==> flow/design.v <==
module alu #(
    parameter INST_W = 4,
    parameter INT_W  = 6,
    parameter FRAC_W = 10,
    parameter DATA_W = INT_W + FRAC_W
)(
    input                      i_clk,
    input                      i_rst_n,
    input                      i_in_valid,
    output                     o_busy,
    input         [INST_W-1:0] i_inst,
    input  signed [DATA_W-1:0] i_data_a,
    input  signed [DATA_W-1:0] i_data_b,
    output                     o_out_valid,
    output        [DATA_W-1:0] o_data
);
localparam SADD = 4'd0;  
localparam SSUB = 4'd1;  
localparam SMUL = 4'd2;  
localparam SACC = 4'd3;  
localparam SOFT = 4'd4;  
localparam XOR = 4'd5;   
localparam ARSH = 4'd6;  
localparam LROT = 4'd7;  
localparam CLZ = 4'd8;   
localparam RM4 = 4'd9;   
localparam MEM_H = 16;   
integer i;
localparam RANGE1 = 6'b100000;
localparam RANGE2 = 6'b010000;
localparam RANGE3 = 6'b001000;
localparam RANGE4 = 6'b000100;
localparam RANGE5 = 6'b000010;
localparam RANGE6 = 6'b000001;
localparam WAIT = 1'b0;
localparam EXE = 1'b1;
reg signed [DATA_W-1:0] comb_result; 
reg [DATA_W-1:0] rot_result; 
reg [DATA_W-1:0] add_sub_result;
reg signed [DATA_W+3:0] acc_result20;
reg signed [DATA_W-1:0] acc_result;
reg signed [DATA_W:0] add_sub_result17;
reg [DATA_W-1:0] arsh_result;
reg [2*DATA_W-1:0] lrot_base;
reg [DATA_W-1:0] lrot_result;
reg [4:0] clz_result;
reg [12:0] rm4_result;
reg [7:0] clz8;
reg [3:0] clz4;
wire [5:0] soft_range;
reg signed [DATA_W-1:0] soft_result;
reg [DATA_W-1:0] o_data_buffer;
reg busy_buffer;
reg ovalid_buffer;
reg [INST_W-1:0] inst_buffer;
reg signed [DATA_W-1:0] data_a_buffer;
reg signed [DATA_W-1:0] data_b_buffer;
reg signed [DATA_W+3:0] acc_mem [MEM_H-1:0];     
reg cs, ns;
always @(posedge i_clk or negedge i_rst_n) begin
    if(!i_rst_n) begin
        for (i=0; i<16; i=i+1) begin
            acc_mem[i] <= 20'd0;
        end
    end
    else if (inst_buffer == SACC)begin
        acc_mem[data_a_buffer[3:0]] <= acc_result20;
    end
end
always @(posedge i_clk or negedge i_rst_n) begin
    if(!i_rst_n) begin
        cs <= WAIT;
    end
    else begin
        cs <= ns;
    end
end
always @(*) begin
    if (cs == WAIT) begin
        ns = (i_in_valid) ? EXE : WAIT;
    end
    else begin
        ns = WAIT;
    end
end
always @(posedge i_clk or negedge i_rst_n) begin
    if(!i_rst_n) begin
        busy_buffer <= 1'b0;
        ovalid_buffer <= 1'b0;
        inst_buffer <= 4'd0;
        o_data_buffer <= 16'd0;
        data_a_buffer <= 16'd0;
        data_b_buffer <= 16'd0;
    end
    else begin
        inst_buffer <= i_inst;
        o_data_buffer <= comb_result;
        data_a_buffer <= i_data_a;
        data_b_buffer <= i_data_b;
        if (cs == WAIT) begin
            busy_buffer <= (i_in_valid) ? 1'b1 : 1'b0;
            ovalid_buffer <= 1'b0;
        end
        else begin
            busy_buffer <= 1'b0;
            ovalid_buffer <= 1'b1;
        end
    end
end
assign o_data = o_data_buffer;
assign o_out_valid = ovalid_buffer;
assign o_busy = busy_buffer;
assign soft_range[5] = data_a_buffer >= 16'sh0800;                                      
assign soft_range[4] = (data_a_buffer >= 16'sh0000) && (data_a_buffer < 16'sh0800);     
assign soft_range[3] = (data_a_buffer >= 16'shfc00) && (data_a_buffer < 16'sh0000);     
assign soft_range[2] = (data_a_buffer >= 16'shf800) && (data_a_buffer < 16'shfc00);     
assign soft_range[1] = (data_a_buffer >= 16'shf400) && (data_a_buffer < 16'shf800);     
assign soft_range[0] = (data_a_buffer < 16'shf400);                                     
always @(*) begin
    comb_result = 16'd0;
    case(inst_buffer)
        SADD : begin
            comb_result = add_sub_result;
        end
        SSUB : begin
            comb_result = add_sub_result;
        end 
        SMUL : begin
            comb_result = S_mul(data_a_buffer, data_b_buffer);
        end
        SACC : begin
            comb_result = acc_result;
        end
        SOFT : begin
            comb_result = soft_result;
        end
        XOR : begin
            comb_result = data_a_buffer ^ data_b_buffer;
        end
        ARSH : begin
            comb_result = arsh_result;
        end
        LROT : begin
            comb_result = lrot_result;
        end
        CLZ : begin
            comb_result = (clz_result[4]) ? 16'h0010 : {12'b0, clz_result[3:0]};
        end
        RM4 : begin
            comb_result = {3'd0,rm4_result};
        end
    endcase
end
always @(*) begin
    acc_result20 = (acc_mem[data_a_buffer[3:0]] + data_b_buffer);
    if (acc_result20 > 20'sh07fff) begin
        acc_result = 16'h7fff;
    end
    else if (acc_result20 < 20'shf8000) begin
        acc_result = 16'h8000;
    end
    else begin
        acc_result = acc_result20[DATA_W-1:0];
    end
end
always @(*) begin
    add_sub_result17 = (inst_buffer[0]) ? (data_a_buffer - data_b_buffer) : (data_a_buffer + data_b_buffer);
    if (!add_sub_result17[DATA_W]) begin  
        add_sub_result = (add_sub_result17 > 17'sh07fff) ? 16'h7fff : add_sub_result17[DATA_W-1:0];  
    end
    else begin   
        add_sub_result = (add_sub_result17 < 17'sh18000) ? 16'h8000 : add_sub_result17[DATA_W-1:0];
    end
end
always @(*) begin
    soft_result = 16'd0;
    case (soft_range)
        RANGE1 : begin               
            soft_result = data_a_buffer;                                                                     
        end 
        RANGE2 : begin                           
            soft_result = dev3($signed({data_a_buffer, 1'b0}) + 18'sh00800);     
        end
        RANGE3 : begin
            soft_result = dev3($signed(({data_a_buffer[DATA_W-1], data_a_buffer})) + 18'sh00800);          
        end
        RANGE4 : begin
            soft_result = dev9($signed({data_a_buffer, 1'b0}) + 18'sh01400);     
        end
        RANGE5 : begin
            soft_result = dev9($signed({data_a_buffer[DATA_W-1], data_a_buffer}) + 18'sh00c00);          
        end
        RANGE6 : begin
            soft_result = 16'd0;                                                                     
        end
    endcase
end
always @(*) begin
    arsh_result = data_a_buffer >>> data_b_buffer[4:0];
end
always @(*) begin
    lrot_base = {2{data_a_buffer}};
    lrot_result = lrot_base[(5'd16-data_b_buffer[4:0])+:DATA_W];
end
always @(*) begin
    clz_result[4] = (~|data_a_buffer);
    clz_result[3] = (~|data_a_buffer[15:8]);
    clz8 = (clz_result[3]) ? data_a_buffer[7:0] : data_a_buffer[15:8];
    clz_result[2] = (~|clz8[7:4]);
    clz4 = (clz_result[2]) ? clz8[3:0] : clz8[7:4];
    clz_result[1] = (~|clz4[3:2]);
    clz_result[0] = (clz_result[1]) ? ~clz4[1] : ~clz4[3];
end
always @(*) begin
    for (i=0; i<13; i=i+1) begin
        rm4_result[i] = data_a_buffer[i+:4] == data_b_buffer[(15-i)-:4];
    end
end
function automatic [DATA_W-1:0] S_mul;
    input signed [DATA_W-1:0] data_a;
    input signed [DATA_W-1:0] data_b;
    reg signed [2*DATA_W-1:0] mul_result;
    begin
        mul_result = data_a * data_b;
        if (!mul_result[2*DATA_W-1]) begin
            if (mul_result > 32'sh01fffc00) begin
                S_mul = 16'h7fff;  
            end
            else begin
                S_mul = (mul_result[9]) ? mul_result[25:10] + 16'sd1 : mul_result[25:10];   
            end
        end
        else begin
            if (mul_result < 32'shfe000000) begin
                S_mul = 16'h8000;   
            end
            else begin
                S_mul = (mul_result[9]) ? mul_result[25:10] + 16'sd1 : mul_result[25:10];   
            end
        end
    end
endfunction
localparam EXT_BIT = 10;
function automatic [DATA_W-1:0] dev3;
    input signed [17:0] devident;        
    reg signed [EXT_BIT+17:0] ext_devident;
    reg signed [EXT_BIT+17:0] Q0;
    reg signed [EXT_BIT+17:0] Q1;
    reg signed [EXT_BIT+17:0] Q2;
    reg signed [EXT_BIT+17:0] Q3, Q3_plus1;
    begin
        ext_devident = {devident, 10'b0};            
        Q0 = ((ext_devident >> 2) + ext_devident) >> 2;
        Q1 = (Q0 + ext_devident) >> 1;
        Q2 = ((Q1 >> 6) + Q1);
        Q3 = ((Q2 >> 12) + Q2) >> 1;
        Q3_plus1 = Q3 + $signed({18'h00001,10'b0});   
        dev3 = (Q3[EXT_BIT-1]) ? Q3_plus1[EXT_BIT+15:EXT_BIT] : Q3[EXT_BIT+15:EXT_BIT];
    end
endfunction
function automatic [DATA_W-1:0] dev9;
    input signed [17:0] devident;
    reg signed [EXT_BIT+17:0] ext_devident;
    reg signed [EXT_BIT+17:0] Q0;
    reg signed [EXT_BIT+17:0] Q1;
    reg signed [EXT_BIT+17:0] Q2;
    reg signed [EXT_BIT+17:0] Q3, Q3_plus1;
    begin
        ext_devident = {devident, 10'b0};    
        Q0 = ((ext_devident >> 1) + ext_devident) >> 1;
        Q1 = (Q0 + ext_devident) >> 1;
        Q2 = ((Q1 >> 6) + Q1);
        Q3 = ((Q2 >> 12) + Q2) >> 3;
        Q3_plus1 = Q3 + $signed({18'h00001,10'b0});   
        dev9 = (Q3[EXT_BIT-1]) ? Q3_plus1[EXT_BIT+15:EXT_BIT] : Q3[EXT_BIT+15:EXT_BIT];
    end
endfunction
endmodule
# Step by step through the tools: alu
# Tool output for the design above, in the order of the flow.
# Lines are those of the file above, counted from 1.
# Operators carry their Yosys type and port widths (W data, S select, Z words).
# Library cell names are shortened.
inputs:
  design: "alu"
  clock: "i_clk"
  library: "sky130hd"
  pvt_corner: "tt_025C_1v80"

# Word level
# Source: Yosys, flattened and elaborated. Widths are those after wreduce. Registers that Yosys merges into a memory's read port (data or address) are not register bits. Print and check cells do not count.
word_totals:
  register_bits: 374
  input_bits: 39
classes:
  logic: 3
  n_addsub: 29
  cmp: 16
  mux: 24
  shifts: 2
  equal: 42
  mul: 1
  n_reduce_logical: 30
op_table:
  columns: ["cell", "n"]
  rows:
  - ["$mul A16 B16 Y32", 1]
  - ["$pmux W20 S16", 1]
  - ["$mux W16", 13]
  - ["$pmux W16 S9", 1]
  - ["$add A21 B27 Y28", 4]
  - ["$pmux W16 S5", 1]
  - ["$add A17 B28 Y28", 2]
  - ["$add A27 B27 Y28", 2]
  - ["$add A27 B28 Y28", 2]
  - ["$add A28 B27 Y28", 2]
  - ["$add A28 B28 Y28", 2]
  - ["$add A17 B27 Y27", 2]
  - ["$add A25 B11 Y26 const B", 2]
  - ["$add A26 B11 Y26 const B", 2]
  - ["$eq A4 B4 Y1", 13]
  - ["$eq A4 B4 Y1 const B", 10]
  - ["$add A16 B13 Y17 const B", 2]
  - ["$ge A16 B13 Y1 const B", 2]
  - ["$lt A16 B13 Y1 const B", 2]
  - ["$reduce_and A2 Y1", 16]
  - ["$gt A32 B26 Y1 const B", 1]
  - ["$lt A32 B26 Y1 const B", 1]
  - ["$shiftx A32 B6 Y16", 1]
  - ["$eq A4 B3 Y1 const B", 8]
  - ["$add A20 B16 Y20", 1]
  - ["$gt A20 B16 Y1 const B", 1]
  - ["$lt A20 B16 Y1 const B", 1]
  - ["$add A17 B13 Y18 const B", 1]
# Not listed: further kinds 35, cells in them 50.

# Longest topological paths
# Yosys ltp: most cells in a row. Word level: on the elaborated netlist, between registers, memories and ports. Mapped: between sequential cells and ports; inverters and the memories' decode and read muxes count.
depth:
  word_depth: 9
  ABC_AREA: 0
  mapped_depth: 53

# Netlist
# Yosys stat after the flow's synthesis: flattened, memories mapped to cells. It holds for the ABC_AREA given above (unset counts as 0); a run with the other value may have another netlist.
mapped:
  seq_area_um2: 9359.0
  stdcells: 4846
  mapped_area_um2: 41154.5
  buffers: 221
  ffs: 374
types:
  columns: ["cell", "n", "area_total_um2"]
  rows:
  - ["dfrtp_1", 374, 9.36E+03]
  - ["fa_1", 270, 5.41E+03]
  - ["ha_1", 409, 5.12E+03]
  - ["nand2_1", 620, 2.33E+03]
  - ["xnor2_1", 265, 2.32E+03]
  - ["o21ai_0", 457, 2.29E+03]
  - ["inv_1", 455, 1.71E+03]
  - ["a21oi_1", 285, 1.43E+03]
  - ["nor2_1", 251, 942.154]
  - ["xor2_1", 101, 884.598]
  - ["a22oi_1", 101, 758.227]
  - ["clkbuf_1", 192, 720.691]
  - ["a21o_1", 84, 630.605]
  - ["and2_1", 89, 556.784]
  - ["nand3_1", 97, 485.466]
  - ["mux2_2", 41, 461.693]
  - ["nor3_1", 73, 365.35]
  - ["a222oi_1", 33, 330.317]
# Not listed: further types 82, cells in them 649.

# Timing after synthesis
# OpenSTA on the mapped netlist: ideal clock, no wires. The path of least setup slack (recovery checks aside). Input and output delay are each 20% of the period. Register names are those of the netlist, which keeps one name where synthesis merged equal registers.
synth_path:
  kind: "register to register"
  from: "register data_a_buffer[1]"
  to: "register o_data_buffer[6]"
  period_ns: 11.0
  path_stages: 52
  launch_ns: 0.000
  setup_slack_ns: 1.164
  t_required_ns: 10.869
  delay_ns: 9.836
  setup_time_ns: 0.131
  n_path_buf: 0
  arrival_time_ns: 9.705
  synth_period_reached_ns: 9.836
# "delay_ns" is the arrival time less input delay plus setup time.
# "path_stages": output pins that drive a net of the path, with the launching flip-flop's if there is one; two outputs of one cell count as two.
# "synth_period_reached_ns" is the clock period less the worst setup slack; recovery checks do not enter. This is arithmetic on one report: input and output delays are still those of the set period (20% each).
synth_between:
  cell_sequence: "dfrtp_1 -> inv_1 -> ha_1 -> a21o_1 -> a21oi_1 -> o21ai_0 -> a21oi_1 -> o21ai_0 -> a21oi_1 -> nor2b_1 -> nor2_1 -> nor2b_1 -> nor2_1 -> nor2_1 -> a32oi_1 -> o21a_1 -> xnor2_1 -> ha_1 -> [... 16 more ...] -> o21ai_0 -> o32a_1 -> nand2_1 -> or3b_2 -> a31oi_1 -> nor2b_1 -> nor2_1 -> nor2b_1 -> nor2_1 -> xnor2_1 -> ha_1 -> nand2_1 -> o21ai_0 -> a22o_1 -> nand2_1 -> xor2_1 -> o22ai_1 -> or3_1"
synth_lines:
  columns: ["item", "line_no", "source"]
  rows:
  - ["start: declaration", 56, "reg signed [DATA_W-1:0] data_a_buffer;"]
  - ["start: assignment", 92, "data_a_buffer <= 16'd0;"]
  - ["start: assignment", 98, "data_a_buffer <= i_data_a;"]
  - ["end: assignment", 91, "o_data_buffer <= 16'd0;"]
  - ["end: assignment", 97, "o_data_buffer <= comb_result;"]
  - ["end: declaration", 52, "reg [DATA_W-1:0] o_data_buffer;"]
# No chain of elaborated cells between the ends is given.

# Worst path after layout
# From the final timing report of stored run 1: the path of least setup slack in the routed layout; clock arrival at registers is part of the times.
layout_path:
  kind: "register to register"
  from: "register data_a_buffer[1]"
  to: "register o_data_buffer[9]"
  setup_time_ns: 0.14
  launch_ns: 0.61
  n_path_buf: 3
  period_ns: 7.58
  setup_slack_ns: -1.84
  path_stages: 49
  t_required_ns: 8.10
  arrival_time_ns: 9.94
layout_between:
  cell_sequence: "dfrtp_2 -> buf_4 -> clkinvlp_4 -> fa_2 -> nor2b_4 -> o21ai_4 -> a21boi_2 -> o21ai_2 -> a21boi_2 -> o21ai_2 -> a21oi_1 -> nor2b_1 -> o21ai_1 -> nand2_1 -> a21o_1 -> a21o_1 -> xor2_1 -> ha_1 -> [... 13 more ...] -> xor2_1 -> ha_1 -> nand4_1 -> a211oi_2 -> nand2_1 -> nor2_2 -> a211oi_4 -> a21oi_2 -> xor2_2 -> nand4_1 -> maj3_2 -> nor2_1 -> buf_4 -> nor2_1 -> a222oi_1 -> o211ai_1 -> nor4_4 -> o211ai_1"
layout_lines:
  columns: ["item", "line_no", "source"]
  rows:
  - ["start: declaration", 56, "reg signed [DATA_W-1:0] data_a_buffer;"]
  - ["start: assignment", 92, "data_a_buffer <= 16'd0;"]
  - ["start: assignment", 98, "data_a_buffer <= i_data_a;"]
  - ["end: assignment", 91, "o_data_buffer <= 16'd0;"]
  - ["end: assignment", 97, "o_data_buffer <= comb_result;"]
  - ["end: declaration", 52, "reg [DATA_W-1:0] o_data_buffer;"]
# No chain of elaborated cells between the ends is given.

Subject: alu on sky130hd, stored results

Hello all,

2 stored runs of alu in the flow (synthesis by Yosys, layout by OpenROAD, sky130hd cells), in arbitrary order. Constraints: input delay and output delay 20% of the set period each, output load 0.01 pF.
"achieved_period_ns" means the clock period less the worst setup slack. The figure is calculated, with input and output delays left at 20% of the set period.
"worst_path_time_ns" is the time allowed to the run's worst setup path (the clock period less input and output delay, where it has them) less its slack. Clock arrival times count: a late capture clock shortens it, a late launch clock lengthens it.

--- stored run 1 ---
==> flow/run.sh <==
#!/bin/bash
# the make line also repeats the synthesis and layout settings of config.mk as NAME=value (left out here)
make -C /OpenROAD-flow-scripts/flow DESIGN_CONFIG=/design/flow/config.mk WORK_HOME=/design/flow/orfs CLKGATE_MAP_FILE= finish
==> flow/config.mk <==
export PLATFORM = sky130hd
export DESIGN_NAME = alu
export DESIGN_NICKNAME = alu
export VERILOG_FILES = /design/flow/design.v
export SDC_FILE = /design/flow/constraint.sdc
export NUM_CORES = 4
export LEC_CHECK = 0
export ABC_AREA = 0
export CAP_MARGIN = 5
export CELL_PAD_IN_SITES_GLOBAL_PLACEMENT = 2
export CORE_ASPECT_RATIO = 1.43
export CORE_MARGIN = 8
export CORE_UTILIZATION = 36
export CTS_CLUSTER_DIAMETER = 335
export GPL_ROUTABILITY_DRIVEN = 1
export GPL_TIMING_DRIVEN = 1
export MAX_ROUTING_LAYER = met4
export MIN_ROUTING_LAYER = met2
export PLACE_DENSITY_LB_ADDON = 0.12
export SETUP_SLACK_MARGIN = -0.48
export SLEW_MARGIN = 10
export TNS_END_PERCENT = 40
==> flow/constraint.sdc <==
create_clock -name core_clock -period 7.58 [get_ports {i_clk}]
set_input_delay 1.5160 -clock core_clock [delete_from_list [all_inputs] [get_ports {i_clk}]]
set_output_delay 1.5160 -clock core_clock [all_outputs]
set_load 0.01 [all_outputs]

==> results, as YAML <==
results:
  synthArea_um2: 41154.5
  design.die.area_um2: 125566.0
  final_cell_area_um2: 54690.0
  final_util_pct: 48.1
  fin_ws_ns: -1.843
  tns_setup_ns: -25.525
  final_hold_ws_ns: 0.409
  achieved_period_ns: 9.423
  worst_path_time_ns: 9.42
  timing.worst_path_kind: "register to register"

--- stored run 2 ---
==> flow/run.sh <==
#!/bin/bash
# the make line also repeats the synthesis and layout settings of config.mk as NAME=value (left out here)
make -C /OpenROAD-flow-scripts/flow DESIGN_CONFIG=/design/flow/config.mk WORK_HOME=/design/flow/orfs CLKGATE_MAP_FILE= finish
==> flow/config.mk <==
export PLATFORM = sky130hd
export DESIGN_NAME = alu
export DESIGN_NICKNAME = alu
export VERILOG_FILES = /design/flow/design.v
export SDC_FILE = /design/flow/constraint.sdc
export NUM_CORES = 4
export LEC_CHECK = 0
export CAP_MARGIN = 20
export CORE_MARGIN = 2
export CORE_UTILIZATION = 40
export SETUP_SLACK_MARGIN = -0.64
export SLEW_MARGIN = 20
==> flow/constraint.sdc <==
create_clock -name core_clock -period 10.5 [get_ports {i_clk}]
set_input_delay 2.1000 -clock core_clock [delete_from_list [all_inputs] [get_ports {i_clk}]]
set_output_delay 2.1000 -clock core_clock [all_outputs]
set_load 0.01 [all_outputs]

==> results, as YAML <==
results:
  synthArea_um2: 41154.5
  design.die.area_um2: 105469.0
  final_cell_area_um2: 45307.2
  final_util_pct: 44.5
  fin_ws_ns: 0.063
  tns_setup_ns: 0.000
  final_hold_ws_ns: 0.407
  achieved_period_ns: 10.437
  worst_path_time_ns: 10.44
  timing.worst_path_kind: "register to register"

Thanks
